==> flow/design.v <==
module mult(y,a,b);  
	output logic [15:0] y;
	input  logic [7:0] a,b;
	logic [15:0] y_tmp;
	logic [7:0]  a_tmp;
	logic [7:0]  b_tmp;
	logic [14:0] c1;
	logic [10:0] c2;            
	logic [14:0] out1;
	logic [12:0] out2;
	logic [10:0] out3;
	logic [8:0]  out4;
	logic [14:0] m_temp0;
	logic [13:0] m_temp1;
	logic [12:0] m_temp2;
	logic [11:0] m_temp3;
	logic [10:0] m_temp4;
	logic [9:0]  m_temp5;
	logic [8:0]  m_temp6;
	logic [7:0]  m_temp7;
	always_comb
		begin
			if(a[7])
				begin
					a_tmp = ~a+1'b1;
					if(b[7])
						begin
							b_tmp = ~b+1'b1;
							y = y_tmp ;
						end
					else
						begin
							b_tmp = b;
							y = ~y_tmp+1'b1;
						end
				end
			else
				begin
					a_tmp = a;
					if(b[7])
						begin
							b_tmp = ~b+1'b1;
							y = ~y_tmp+1'b1;
						end
					else
						begin
							b_tmp = b;
							y = y_tmp;
						end
				end
		end
	always_comb
		begin
			out1 = m_temp0 + m_temp1;
			out2 = m_temp2 + m_temp3;
			out3 = m_temp4 + m_temp5;
			out4 = m_temp6 + m_temp7;
			c1   = out1    + out2;
			c2   = out3    + out4;
			y_tmp= c1      + c2;
		end
	always_comb
		begin		
			m_temp0[14:7] = b_tmp[7]?a_tmp:8'b00000000;
			m_temp0[6:0]  = 7'b0000000;
			m_temp1[13:6] = b_tmp[6]?a_tmp:8'b00000000;
			m_temp1[5:0]  = 6'b000000;
			m_temp2[12:5] = b_tmp[5]?a_tmp:8'b00000000;
			m_temp2[4:0]  = 5'b00000;
			m_temp3[11:4] = b_tmp[4]?a_tmp:8'b00000000;
			m_temp3[3:0]  = 4'b0000;
			m_temp4[10:3] = b_tmp[3]?a_tmp:8'b00000000;
			m_temp4[2:0]  = 3'b000;
			m_temp5[9:2]  = b_tmp[2]?a_tmp:8'b00000000;
			m_temp5[1:0]  = 2'b00;
			m_temp6[8:1]  = b_tmp[1]?a_tmp:8'b00000000;
			m_temp6[0]    = 1'b0;
			m_temp7       = b_tmp[0]?a_tmp:8'b00000000;
		end
endmodule
	module cnm(rep,imp,rea,ima,req,imq);  
	output logic signed[15:0] rep, imp;
	input  logic signed[7:0] rea, req, ima, imq;
	logic signed[15:0] y0,y1,y2,y3;
	mult reaXreq (.y(y0), .a(rea), .b(req));
	mult imaXimq (.y(y1), .a(ima), .b(imq));
	mult reaXimq (.y(y2), .a(rea), .b(imq));
	mult imaXreq (.y(y3), .a(ima), .b(req));
	always_comb
		begin
			rep = y0-y1;
			imp = y2+y3;
		end
endmodule
module cnm_top (
    input  logic               clk,
    input  logic               rst,
    input  logic               in_valid,
    input  logic signed [7:0]  rea,
    input  logic signed [7:0]  ima,
    input  logic signed [7:0]  req,
    input  logic signed [7:0]  imq,
    output logic               out_valid,
    output logic signed [15:0] rep,
    output logic signed [15:0] imp
);
    logic signed [7:0]  rea_r, ima_r, req_r, imq_r;
    logic               valid_r;
    logic signed [15:0] rep_c, imp_c;
    cnm cnm (.rep(rep_c), .imp(imp_c), .rea(rea_r), .ima(ima_r), .req(req_r), .imq(imq_r));
    always_ff @(posedge clk) begin
        rea_r <= rea;
        ima_r <= ima;
        req_r <= req;
        imq_r <= imq;
        rep   <= rep_c;
        imp   <= imp_c;
        if (rst) begin
            valid_r   <= 1'b0;
            out_valid <= 1'b0;
        end else begin
            valid_r   <= in_valid;
            out_valid <= valid_r;
        end
    end
endmodule
# [Tool chain data of cnm_top]
# Module cnm_top before and after one edit of its RTL, step after step.
# Lines under "orig" count in the file above, lines under "edited" in the edited file.
# "diff": "edited" minus "orig" as printed here. "change_rel_pct": 100 x difference / "orig".
# Operators carry their Yosys type and port widths (W data, S select, Z words).
# A cell with - has no value.
[setup] design="cnm_top" clock_port="clk" cell_library="sky130hd" corner="tt_025C_1v80"

# [The edit]
# The edit as a unified diff against the file above.
# The edit is scripted: it alters the design's behaviour and was not made to optimise anything.
# begin of diff
@@ -99,5 +99,5 @@
     input  logic signed [7:0]  rea,
     input  logic signed [7:0]  ima,
-    input  logic signed [7:0]  req,
+    input  logic signed [7:0]  req_in,
     input  logic signed [7:0]  imq,
     output logic               out_valid,
@@ -105,4 +105,6 @@
     output logic signed [15:0] imp
 );
+    logic signed [7:0] req;
+    always_ff @(posedge clk) req <= req_in;
     logic signed [7:0]  rea_r, ima_r, req_r, imq_r;
     logic               valid_r;
# end of diff

# [Word-level counts]
# Source: Yosys, flattened and elaborated, memories not mapped. Widths are those after wreduce; folded enables and synchronous resets count as part of the registers. Registers that Yosys merges into a memory's read port (data or address) are not register bits. Print and check cells do not count. Equal cells are merged and count once.
[word_totals] item="ff_bits" orig=66 edited=74 diff=8 change_rel_pct=12.12
[word_totals] item="latchBits" orig=0 edited=0 diff=0
[word_totals] item="mem_bits_rw" orig=0 edited=0 diff=0
[word_totals] item="mem_bits_ro" orig=0 edited=0 diff=0
[word_totals] item="clocked_rd_ports_x_width" orig=0 edited=0 diff=0
[word_totals] item="n_memories" orig=0 edited=0 diff=0
[word_totals] item="inputBits" orig=35 edited=35 diff=0 change_rel_pct=0.00
[word_totals] item="out_inout_bits" orig=33 edited=33 diff=0 change_rel_pct=0.00
[word_totals] item="word_cells" orig=102 edited=103 diff=1 change_rel_pct=0.98
[op_classes] item="n_addsub" orig=38 edited=38 diff=0 change_rel_pct=0.00
[op_classes] item="mul" orig=0 edited=0 diff=0
[op_classes] item="n_div" orig=0 edited=0 diff=0
[op_classes] item="compare" orig=0 edited=0 diff=0
[op_classes] item="equal" orig=0 edited=0 diff=0
[op_classes] item="shifts" orig=0 edited=0 diff=0
[op_classes] item="mux" orig=48 edited=48 diff=0 change_rel_pct=0.00
[op_classes] item="n_logic" orig=8 edited=8 diff=0 change_rel_pct=0.00
[op_classes] item="reduce_logical" orig=0 edited=0 diff=0
# Operator kinds equal on both sides are left out: 15.

# [Longest topological paths]
# Yosys ltp: most cells in a row. Word level: on the elaborated netlist, between registers, memories and ports. Mapped: between sequential cells and ports; inverters and the memories' decode and read muxes count.
[depth] item="depth_word" orig=12 edited=12 diff=0 change_rel_pct=0.00
[depth] item="ABC_AREA" orig="0" edited="0"
[depth] item="mapped_depth" orig=38 edited=38 diff=0 change_rel_pct=0.00
[depth] item="ltp_nobuf" orig=36 edited=36 diff=0 change_rel_pct=0.00

# [Mapped cells and area]
# Source: synth_stat.txt of the flow (Yosys; design flattened, memories mapped). It holds for the ABC_AREA given above (unset counts as 0); a run with the other value may have another netlist.
[by_type] cell_type="sky130_fd_sc_hd__dfxtp_1" orig=66 edited=74 diff=8 change_rel_pct=12.12
# Cell types equal on both sides are left out: 56.
[mapped] item="mapped_cells" orig=1616 edited=1624 diff=8 change_rel_pct=0.50
[mapped] item="yosys_area_um2" orig=12465.7 edited=12625.9 diff=160.2 change_rel_pct=1.29
[mapped] item="sequential_area_um2" orig=1321.3 edited=1481.4 diff=160.1 change_rel_pct=12.12
[mapped] item="ff_cells" orig=66 edited=74 diff=8 change_rel_pct=12.12
# The figures by module come from a second, unflattened synthesis with its own total; it is not the netlist above.
[hier_totals] item="cells_unflattened" orig=1827 edited=1835 diff=8 change_rel_pct=0.44
[hier_totals] item="area_unflattened_um2" orig=14337.5 edited=14497.7 diff=160.2 change_rel_pct=1.12
# Each row is one instance without its submodules.
[modules_orig] module="mult" n_inst=4 n_cells=385 mod_area_um2=2861.5 mod_seq_area_um2=0.0
[modules_orig] module="cnm" n_inst=1 n_cells=219 mod_area_um2=1557.7 mod_seq_area_um2=0.0
[modules_orig] module="cnm_top" n_inst=1 n_cells=68 mod_area_um2=1333.8 mod_seq_area_um2=1321.3
[modules_edited] module="mult" n_inst=4 n_cells=385 mod_area_um2=2861.5 mod_seq_area_um2=0.0
[modules_edited] module="cnm" n_inst=1 n_cells=219 mod_area_um2=1557.7 mod_seq_area_um2=0.0
[modules_edited] module="cnm_top" n_inst=1 n_cells=76 mod_area_um2=1493.9 mod_seq_area_um2=1481.4

# [Path before layout]
# Source: OpenSTA report_checks on the synthesized netlist (no wires, ideal clock, input and output delay 20% of the period each), path of least setup slack; recovery checks are left aside. Register names are those of the netlist, which keeps one name where synthesis merged equal registers.
[synth_timing] item="path_kind" orig="register -> register" edited="register -> register"
[synth_timing] item="from" orig="register req_r[0]" edited="register req_r[0]"
[synth_timing] item="to" orig="register imp[15]" edited="register imp[15]"
[synth_timing] item="period_ns" orig=7.0 edited=7.0 diff=0.0 change_rel_pct=0.00
[synth_timing] item="setup_time_ns" orig=0.130 edited=0.130 diff=0.000
[synth_timing] item="t_arrival_ns" orig=7.140 edited=7.140 diff=0.000 change_rel_pct=0.00
[synth_timing] item="slack_ns" orig=-0.270 edited=-0.270 diff=0.000
[synth_timing] item="path_delay_ns" orig=7.270 edited=7.270 diff=0.000 change_rel_pct=0.00
[synth_timing] item="stages" orig=28 edited=28 diff=0 change_rel_pct=0.00
[synth_timing] item="path_buffers" orig=3 edited=3 diff=0 change_rel_pct=0.00
[synth_timing] item="period_less_setup_slack_ns" orig=7.27 edited=7.27 diff=0.00 change_rel_pct=0.00
# "path_delay_ns" is the arrival time less input delay plus setup time.
# "stages" counts driving pins, that of a launching flip-flop among them; a cell with two outputs on the path counts twice.
# "period_less_setup_slack_ns" is the clock period less the worst setup slack; recovery checks do not enter. This is arithmetic on one report: input and output delays are still those of the set period (20% each).
# The rows between start and end are the longest chain of elaborated cells between them; the timing report does not say that the signal goes this way. Where chains are equally long, one stands for them.
# A line is the first line of the expression or statement that the cell stems from. Yosys adds cells for indexed reads and writes and turns some case tables into memories.
[synth_between_orig] cell_sequence="sky130_fd_sc_hd__dfxtp_1 > sky130_fd_sc_hd__clkbuf_1 > sky130_fd_sc_hd__inv_1 > sky130_fd_sc_hd__clkbuf_1 > sky130_fd_sc_hd__ha_1 > sky130_fd_sc_hd__mux2i_1 > sky130_fd_sc_hd__clkbuf_1 > sky130_fd_sc_hd__nor2_1 > sky130_fd_sc_hd__ha_1 > sky130_fd_sc_hd__fa_1 > sky130_fd_sc_hd__xnor2_1 > sky130_fd_sc_hd__fa_1 > sky130_fd_sc_hd__inv_1 > sky130_fd_sc_hd__ha_1 > sky130_fd_sc_hd__fa_1 > sky130_fd_sc_hd__ha_1 > sky130_fd_sc_hd__fa_1 > sky130_fd_sc_hd__nor4_1 > sky130_fd_sc_hd__or3b_2 > sky130_fd_sc_hd__nand2_1 > sky130_fd_sc_hd__xnor2_1 > sky130_fd_sc_hd__ha_1 > sky130_fd_sc_hd__and3_1 > sky130_fd_sc_hd__a311oi_1 > sky130_fd_sc_hd__a21oi_1 > sky130_fd_sc_hd__a31oi_1 > sky130_fd_sc_hd__o21ai_0 > sky130_fd_sc_hd__xnor3_1" elab_chain_len=12 cells_between=24 classes_between="add/sub (10); mux (12); logic (2)"
[synth_lines_orig] item="from (decl)" line=107 source="logic signed [7:0]  rea_r, ima_r, req_r, imq_r;"
[synth_lines_orig] item="from (assign)" line=114 source="req_r <= req;"
[synth_lines_orig] item="$not A8 Y8" line=42 source="b_tmp = ~b+1'b1;"
[synth_lines_orig] item="$add A8 B1 Y8" line=42
[synth_lines_orig] item="$mux W8" line=40 source="if(b[7])"
[synth_lines_orig] item="$mux W8" line=78 source="m_temp7 = b_tmp[0]?a_tmp:8'b00000000;"
[synth_lines_orig] item="$add A9 B8 Y9" line=57 source="out4 = m_temp6 + m_temp7;"
[synth_lines_orig] item="$add A11 B9 Y11" line=59 source="c2 = out3 + out4;"
[synth_lines_orig] item="$add A15 B11 Y16" line=60 source="y_tmp= c1 + c2;"
[synth_lines_orig] item="$not A16 Y16" line=43 source="y = ~y_tmp+1'b1;"
[synth_lines_orig] item="$add A16 B1 Y16" line=43
[synth_lines_orig] item="$mux W16" line=40
[synth_lines_orig] item="$mux W16" line=23 source="if(a[7])"
[synth_lines_orig] item="$add A16 B16 Y16" line=92 source="imp = y2+y3;"
[synth_lines_orig] item="to (assign)" line=117 source="imp   <= imp_c;"
[synth_lines_orig] item="to (decl)" line=105 source="output logic signed [15:0] imp"
[synth_between_edited] cell_sequence="sky130_fd_sc_hd__dfxtp_1 > sky130_fd_sc_hd__clkbuf_1 > sky130_fd_sc_hd__inv_1 > sky130_fd_sc_hd__clkbuf_1 > sky130_fd_sc_hd__ha_1 > sky130_fd_sc_hd__mux2i_1 > sky130_fd_sc_hd__clkbuf_1 > sky130_fd_sc_hd__nor2_1 > sky130_fd_sc_hd__ha_1 > sky130_fd_sc_hd__fa_1 > sky130_fd_sc_hd__xnor2_1 > sky130_fd_sc_hd__fa_1 > sky130_fd_sc_hd__inv_1 > sky130_fd_sc_hd__ha_1 > sky130_fd_sc_hd__fa_1 > sky130_fd_sc_hd__ha_1 > sky130_fd_sc_hd__fa_1 > sky130_fd_sc_hd__nor4_1 > sky130_fd_sc_hd__or3b_2 > sky130_fd_sc_hd__nand2_1 > sky130_fd_sc_hd__xnor2_1 > sky130_fd_sc_hd__ha_1 > sky130_fd_sc_hd__and3_1 > sky130_fd_sc_hd__a311oi_1 > sky130_fd_sc_hd__a21oi_1 > sky130_fd_sc_hd__a31oi_1 > sky130_fd_sc_hd__o21ai_0 > sky130_fd_sc_hd__xnor3_1" elab_chain_len=12 cells_between=24 classes_between="add/sub (10); mux (12); logic (2)"
[synth_lines_edited] item="from (decl)" line=109 source="logic signed [7:0]  rea_r, ima_r, req_r, imq_r;"
[synth_lines_edited] item="from (assign)" line=116 source="req_r <= req;"
[synth_lines_edited] item="$not A8 Y8" line=42 source="b_tmp = ~b+1'b1;"
[synth_lines_edited] item="$add A8 B1 Y8" line=42
[synth_lines_edited] item="$mux W8" line=40 source="if(b[7])"
[synth_lines_edited] item="$mux W8" line=78 source="m_temp7 = b_tmp[0]?a_tmp:8'b00000000;"
[synth_lines_edited] item="$add A9 B8 Y9" line=57 source="out4 = m_temp6 + m_temp7;"
[synth_lines_edited] item="$add A11 B9 Y11" line=59 source="c2 = out3 + out4;"
[synth_lines_edited] item="$add A15 B11 Y16" line=60 source="y_tmp= c1 + c2;"
[synth_lines_edited] item="$not A16 Y16" line=43 source="y = ~y_tmp+1'b1;"
[synth_lines_edited] item="$add A16 B1 Y16" line=43
[synth_lines_edited] item="$mux W16" line=40
[synth_lines_edited] item="$mux W16" line=23 source="if(a[7])"
[synth_lines_edited] item="$add A16 B16 Y16" line=92 source="imp = y2+y3;"
[synth_lines_edited] item="to (assign)" line=119 source="imp   <= imp_c;"
[synth_lines_edited] item="to (decl)" line=105 source="output logic signed [15:0] imp"

# [Path in the finished layout]
# From the final timing report of the runs of pair 1: the path of least setup slack in the routed layout; clock arrival at registers is part of the times.
[layout_timing] item="path_kind" orig="register -> register" edited="register -> register"
[layout_timing] item="from" orig="register rea_r[0]" edited="register imq_r[0]"
[layout_timing] item="to" orig="register rep[14]" edited="register imp[14]"
[layout_timing] item="period_ns" orig=6.85 edited=6.85 diff=0.00 change_rel_pct=0.00
[layout_timing] item="setup_time_ns" orig=0.12 edited=0.07 diff=-0.05
[layout_timing] item="t_arrival_ns" orig=6.88 edited=6.95 diff=0.07 change_rel_pct=1.02
[layout_timing] item="slack_ns" orig=0.21 edited=0.21 diff=0.00
[layout_timing] item="stages" orig=32 edited=33 diff=1 change_rel_pct=3.12
[layout_timing] item="path_buffers" orig=3 edited=1 diff=-2 change_rel_pct=-66.67
# The rows between start and end are the longest chain of elaborated cells between them; the timing report does not say that the signal goes this way. Where chains are equally long, one stands for them.
[layout_between_orig] cell_sequence="sky130_fd_sc_hd__dfxtp_4 > sky130_fd_sc_hd__buf_4 > sky130_fd_sc_hd__or3_4 > sky130_fd_sc_hd__o31ai_4 > sky130_fd_sc_hd__xor2_1 > sky130_fd_sc_hd__buf_4 > sky130_fd_sc_hd__nor2_1 > sky130_fd_sc_hd__ha_1 > sky130_fd_sc_hd__a21oi_2 > sky130_fd_sc_hd__xnor2_2 > sky130_fd_sc_hd__fa_1 > sky130_fd_sc_hd__inv_1 > sky130_fd_sc_hd__ha_1 > sky130_fd_sc_hd__inv_2 > sky130_fd_sc_hd__nor2_1 > sky130_fd_sc_hd__nor2_2 > sky130_fd_sc_hd__xnor2_1 > sky130_fd_sc_hd__ha_1 > sky130_fd_sc_hd__buf_4 > sky130_fd_sc_hd__o21ai_4 > sky130_fd_sc_hd__o21bai_1 > sky130_fd_sc_hd__a21oi_1 > sky130_fd_sc_hd__xor2_1 > sky130_fd_sc_hd__or3b_4 > sky130_fd_sc_hd__nor3b_2 > sky130_fd_sc_hd__nor2_1 > sky130_fd_sc_hd__xnor2_1 > sky130_fd_sc_hd__ha_2 > sky130_fd_sc_hd__nor2_1 > sky130_fd_sc_hd__mux2_4 > sky130_fd_sc_hd__a311oi_2 > sky130_fd_sc_hd__o311ai_1" elab_chain_len=12 cells_between=24 classes_between="add/sub (10); mux (12); logic (2)"
[layout_lines_orig] item="from (decl)" line=107 source="logic signed [7:0]  rea_r, ima_r, req_r, imq_r;"
[layout_lines_orig] item="from (assign)" line=112 source="rea_r <= rea;"
[layout_lines_orig] item="$not A8 Y8" line=25 source="a_tmp = ~a+1'b1;"
[layout_lines_orig] item="$add A8 B1 Y8" line=25
[layout_lines_orig] item="$mux W8" line=23 source="if(a[7])"
[layout_lines_orig] item="$mux W8" line=78 source="m_temp7 = b_tmp[0]?a_tmp:8'b00000000;"
[layout_lines_orig] item="$add A9 B8 Y9" line=57 source="out4 = m_temp6 + m_temp7;"
[layout_lines_orig] item="$add A11 B9 Y11" line=59 source="c2 = out3 + out4;"
[layout_lines_orig] item="$add A15 B11 Y16" line=60 source="y_tmp= c1 + c2;"
[layout_lines_orig] item="$not A16 Y16" line=43 source="y = ~y_tmp+1'b1;"
[layout_lines_orig] item="$add A16 B1 Y16" line=43
[layout_lines_orig] item="$mux W16" line=40 source="if(b[7])"
[layout_lines_orig] item="$mux W16" line=23
[layout_lines_orig] item="$sub A16 B16 Y16" line=91 source="rep = y0-y1;"
[layout_lines_orig] item="to (assign)" line=116 source="rep   <= rep_c;"
[layout_lines_orig] item="to (decl)" line=104 source="output logic signed [15:0] rep,"
[layout_between_edited] cell_sequence="sky130_fd_sc_hd__dfxtp_4 > sky130_fd_sc_hd__inv_4 > sky130_fd_sc_hd__ha_4 > sky130_fd_sc_hd__mux2i_4 > sky130_fd_sc_hd__buf_6 > sky130_fd_sc_hd__nor2_4 > sky130_fd_sc_hd__ha_4 > sky130_fd_sc_hd__fa_2 > sky130_fd_sc_hd__a21o_1 > sky130_fd_sc_hd__a21oi_2 > sky130_fd_sc_hd__xnor2_1 > sky130_fd_sc_hd__fa_1 > sky130_fd_sc_hd__ha_4 > sky130_fd_sc_hd__a21oi_2 > sky130_fd_sc_hd__o21bai_1 > sky130_fd_sc_hd__a21oi_2 > sky130_fd_sc_hd__o21bai_1 > sky130_fd_sc_hd__a21oi_1 > sky130_fd_sc_hd__xnor2_1 > sky130_fd_sc_hd__ha_1 > sky130_fd_sc_hd__o21a_1 > sky130_fd_sc_hd__nor2_4 > sky130_fd_sc_hd__nor2_4 > sky130_fd_sc_hd__and3_4 > sky130_fd_sc_hd__o211a_1 > sky130_fd_sc_hd__nor2_2 > sky130_fd_sc_hd__o31ai_2 > sky130_fd_sc_hd__xor2_1 > sky130_fd_sc_hd__ha_1 > sky130_fd_sc_hd__inv_1 > sky130_fd_sc_hd__or4_1 > sky130_fd_sc_hd__o311a_1 > sky130_fd_sc_hd__o211ai_1" elab_chain_len=12 cells_between=24 classes_between="add/sub (10); mux (12); logic (2)"
[layout_lines_edited] item="from (decl)" line=109 source="logic signed [7:0]  rea_r, ima_r, req_r, imq_r;"
[layout_lines_edited] item="from (assign)" line=117 source="imq_r <= imq;"
[layout_lines_edited] item="$not A8 Y8" line=28 source="b_tmp = ~b+1'b1;"
[layout_lines_edited] item="$add A8 B1 Y8" line=28
[layout_lines_edited] item="$mux W8" line=26 source="if(b[7])"
[layout_lines_edited] item="$mux W8" line=78 source="m_temp7 = b_tmp[0]?a_tmp:8'b00000000;"
[layout_lines_edited] item="$add A9 B8 Y9" line=57 source="out4 = m_temp6 + m_temp7;"
[layout_lines_edited] item="$add A11 B9 Y11" line=59 source="c2 = out3 + out4;"
[layout_lines_edited] item="$add A15 B11 Y16" line=60 source="y_tmp= c1 + c2;"
[layout_lines_edited] item="$not A16 Y16" line=43 source="y = ~y_tmp+1'b1;"
[layout_lines_edited] item="$add A16 B1 Y16" line=43
[layout_lines_edited] item="$mux W16" line=40 source="if(b[7])"
[layout_lines_edited] item="$mux W16" line=23 source="if(a[7])"
[layout_lines_edited] item="$add A16 B16 Y16" line=92 source="imp = y2+y3;"
[layout_lines_edited] item="to (assign)" line=119 source="imp   <= imp_c;"
[layout_lines_edited] item="to (decl)" line=105 source="output logic signed [15:0] imp"

# [Measured runs]
# Runs of the flow (Yosys, OpenROAD) on both versions; the two runs of a pair have the same settings. The constraints put input and output delay at 20% of the set period each and load the outputs with 0.01 pF.
[settings_pair_1] CORE_UTILIZATION=40 period_ns=6.85 CAP_MARGIN=20 CORE_MARGIN=2 SLEW_MARGIN=20
[measured_pair_1] item="synth_chip_area_um2" orig=12465.7 edited=12625.9 diff=160.2 change_rel_pct=1.29
[measured_pair_1] item="design_die_area_um2" orig=32592.9 edited=33002.2 diff=409.3 change_rel_pct=1.26
[measured_pair_1] item="stdcell_area_um2" orig=16361.9 edited=16356.9 diff=-5.0 change_rel_pct=-0.03
[measured_pair_1] item="util_pct" orig=53.3 edited=52.2 diff=-1.1
[measured_pair_1] item="setup_worst_slack_ns" orig=0.207 edited=0.210 diff=0.003
[measured_pair_1] item="final_setup_tns_ns" orig=0.000 edited=0.000 diff=0.000
[measured_pair_1] item="holdWs_ns" orig=0.445 edited=0.322 diff=-0.123
[measured_pair_1] item="clock_period_reached_ns" orig=6.643 edited=6.640 diff=-0.003 change_rel_pct=-0.05
[settings_pair_2] CAP_MARGIN=0 CELL_PAD_IN_SITES_DETAIL_PLACEMENT=1 CORE_MARGIN=5 CORE_UTILIZATION=20 CTS_CLUSTER_SIZE=17 GPL_TIMING_DRIVEN=1 PLACE_DENSITY_LB_ADDON=0.01 SETUP_SLACK_MARGIN=1.19 SLEW_MARGIN=40 TNS_END_PERCENT=20 period_ns=4.54
[measured_pair_2] item="synth_chip_area_um2" orig=12465.7 edited=12625.9 diff=160.2 change_rel_pct=1.29
[measured_pair_2] item="design_die_area_um2" orig=67420.7 edited=68254.2 diff=833.5 change_rel_pct=1.24
[measured_pair_2] item="stdcell_area_um2" orig=20294.5 edited=20000.4 diff=-294.1 change_rel_pct=-1.45
[measured_pair_2] item="util_pct" orig=32.9 edited=31.8 diff=-1.1
[measured_pair_2] item="setup_worst_slack_ns" orig=-2.143 edited=-2.101 diff=0.042
[measured_pair_2] item="final_setup_tns_ns" orig=-32.004 edited=-28.732 diff=3.272
[measured_pair_2] item="holdWs_ns" orig=0.439 edited=0.319 diff=-0.120
[measured_pair_2] item="clock_period_reached_ns" orig=6.683 edited=6.641 diff=-0.042 change_rel_pct=-0.63
# By "clock_period_reached_ns" is meant the clock period of the run minus its worst setup slack. This is arithmetic on one report: input and output delays are still those of the set period (20% each).
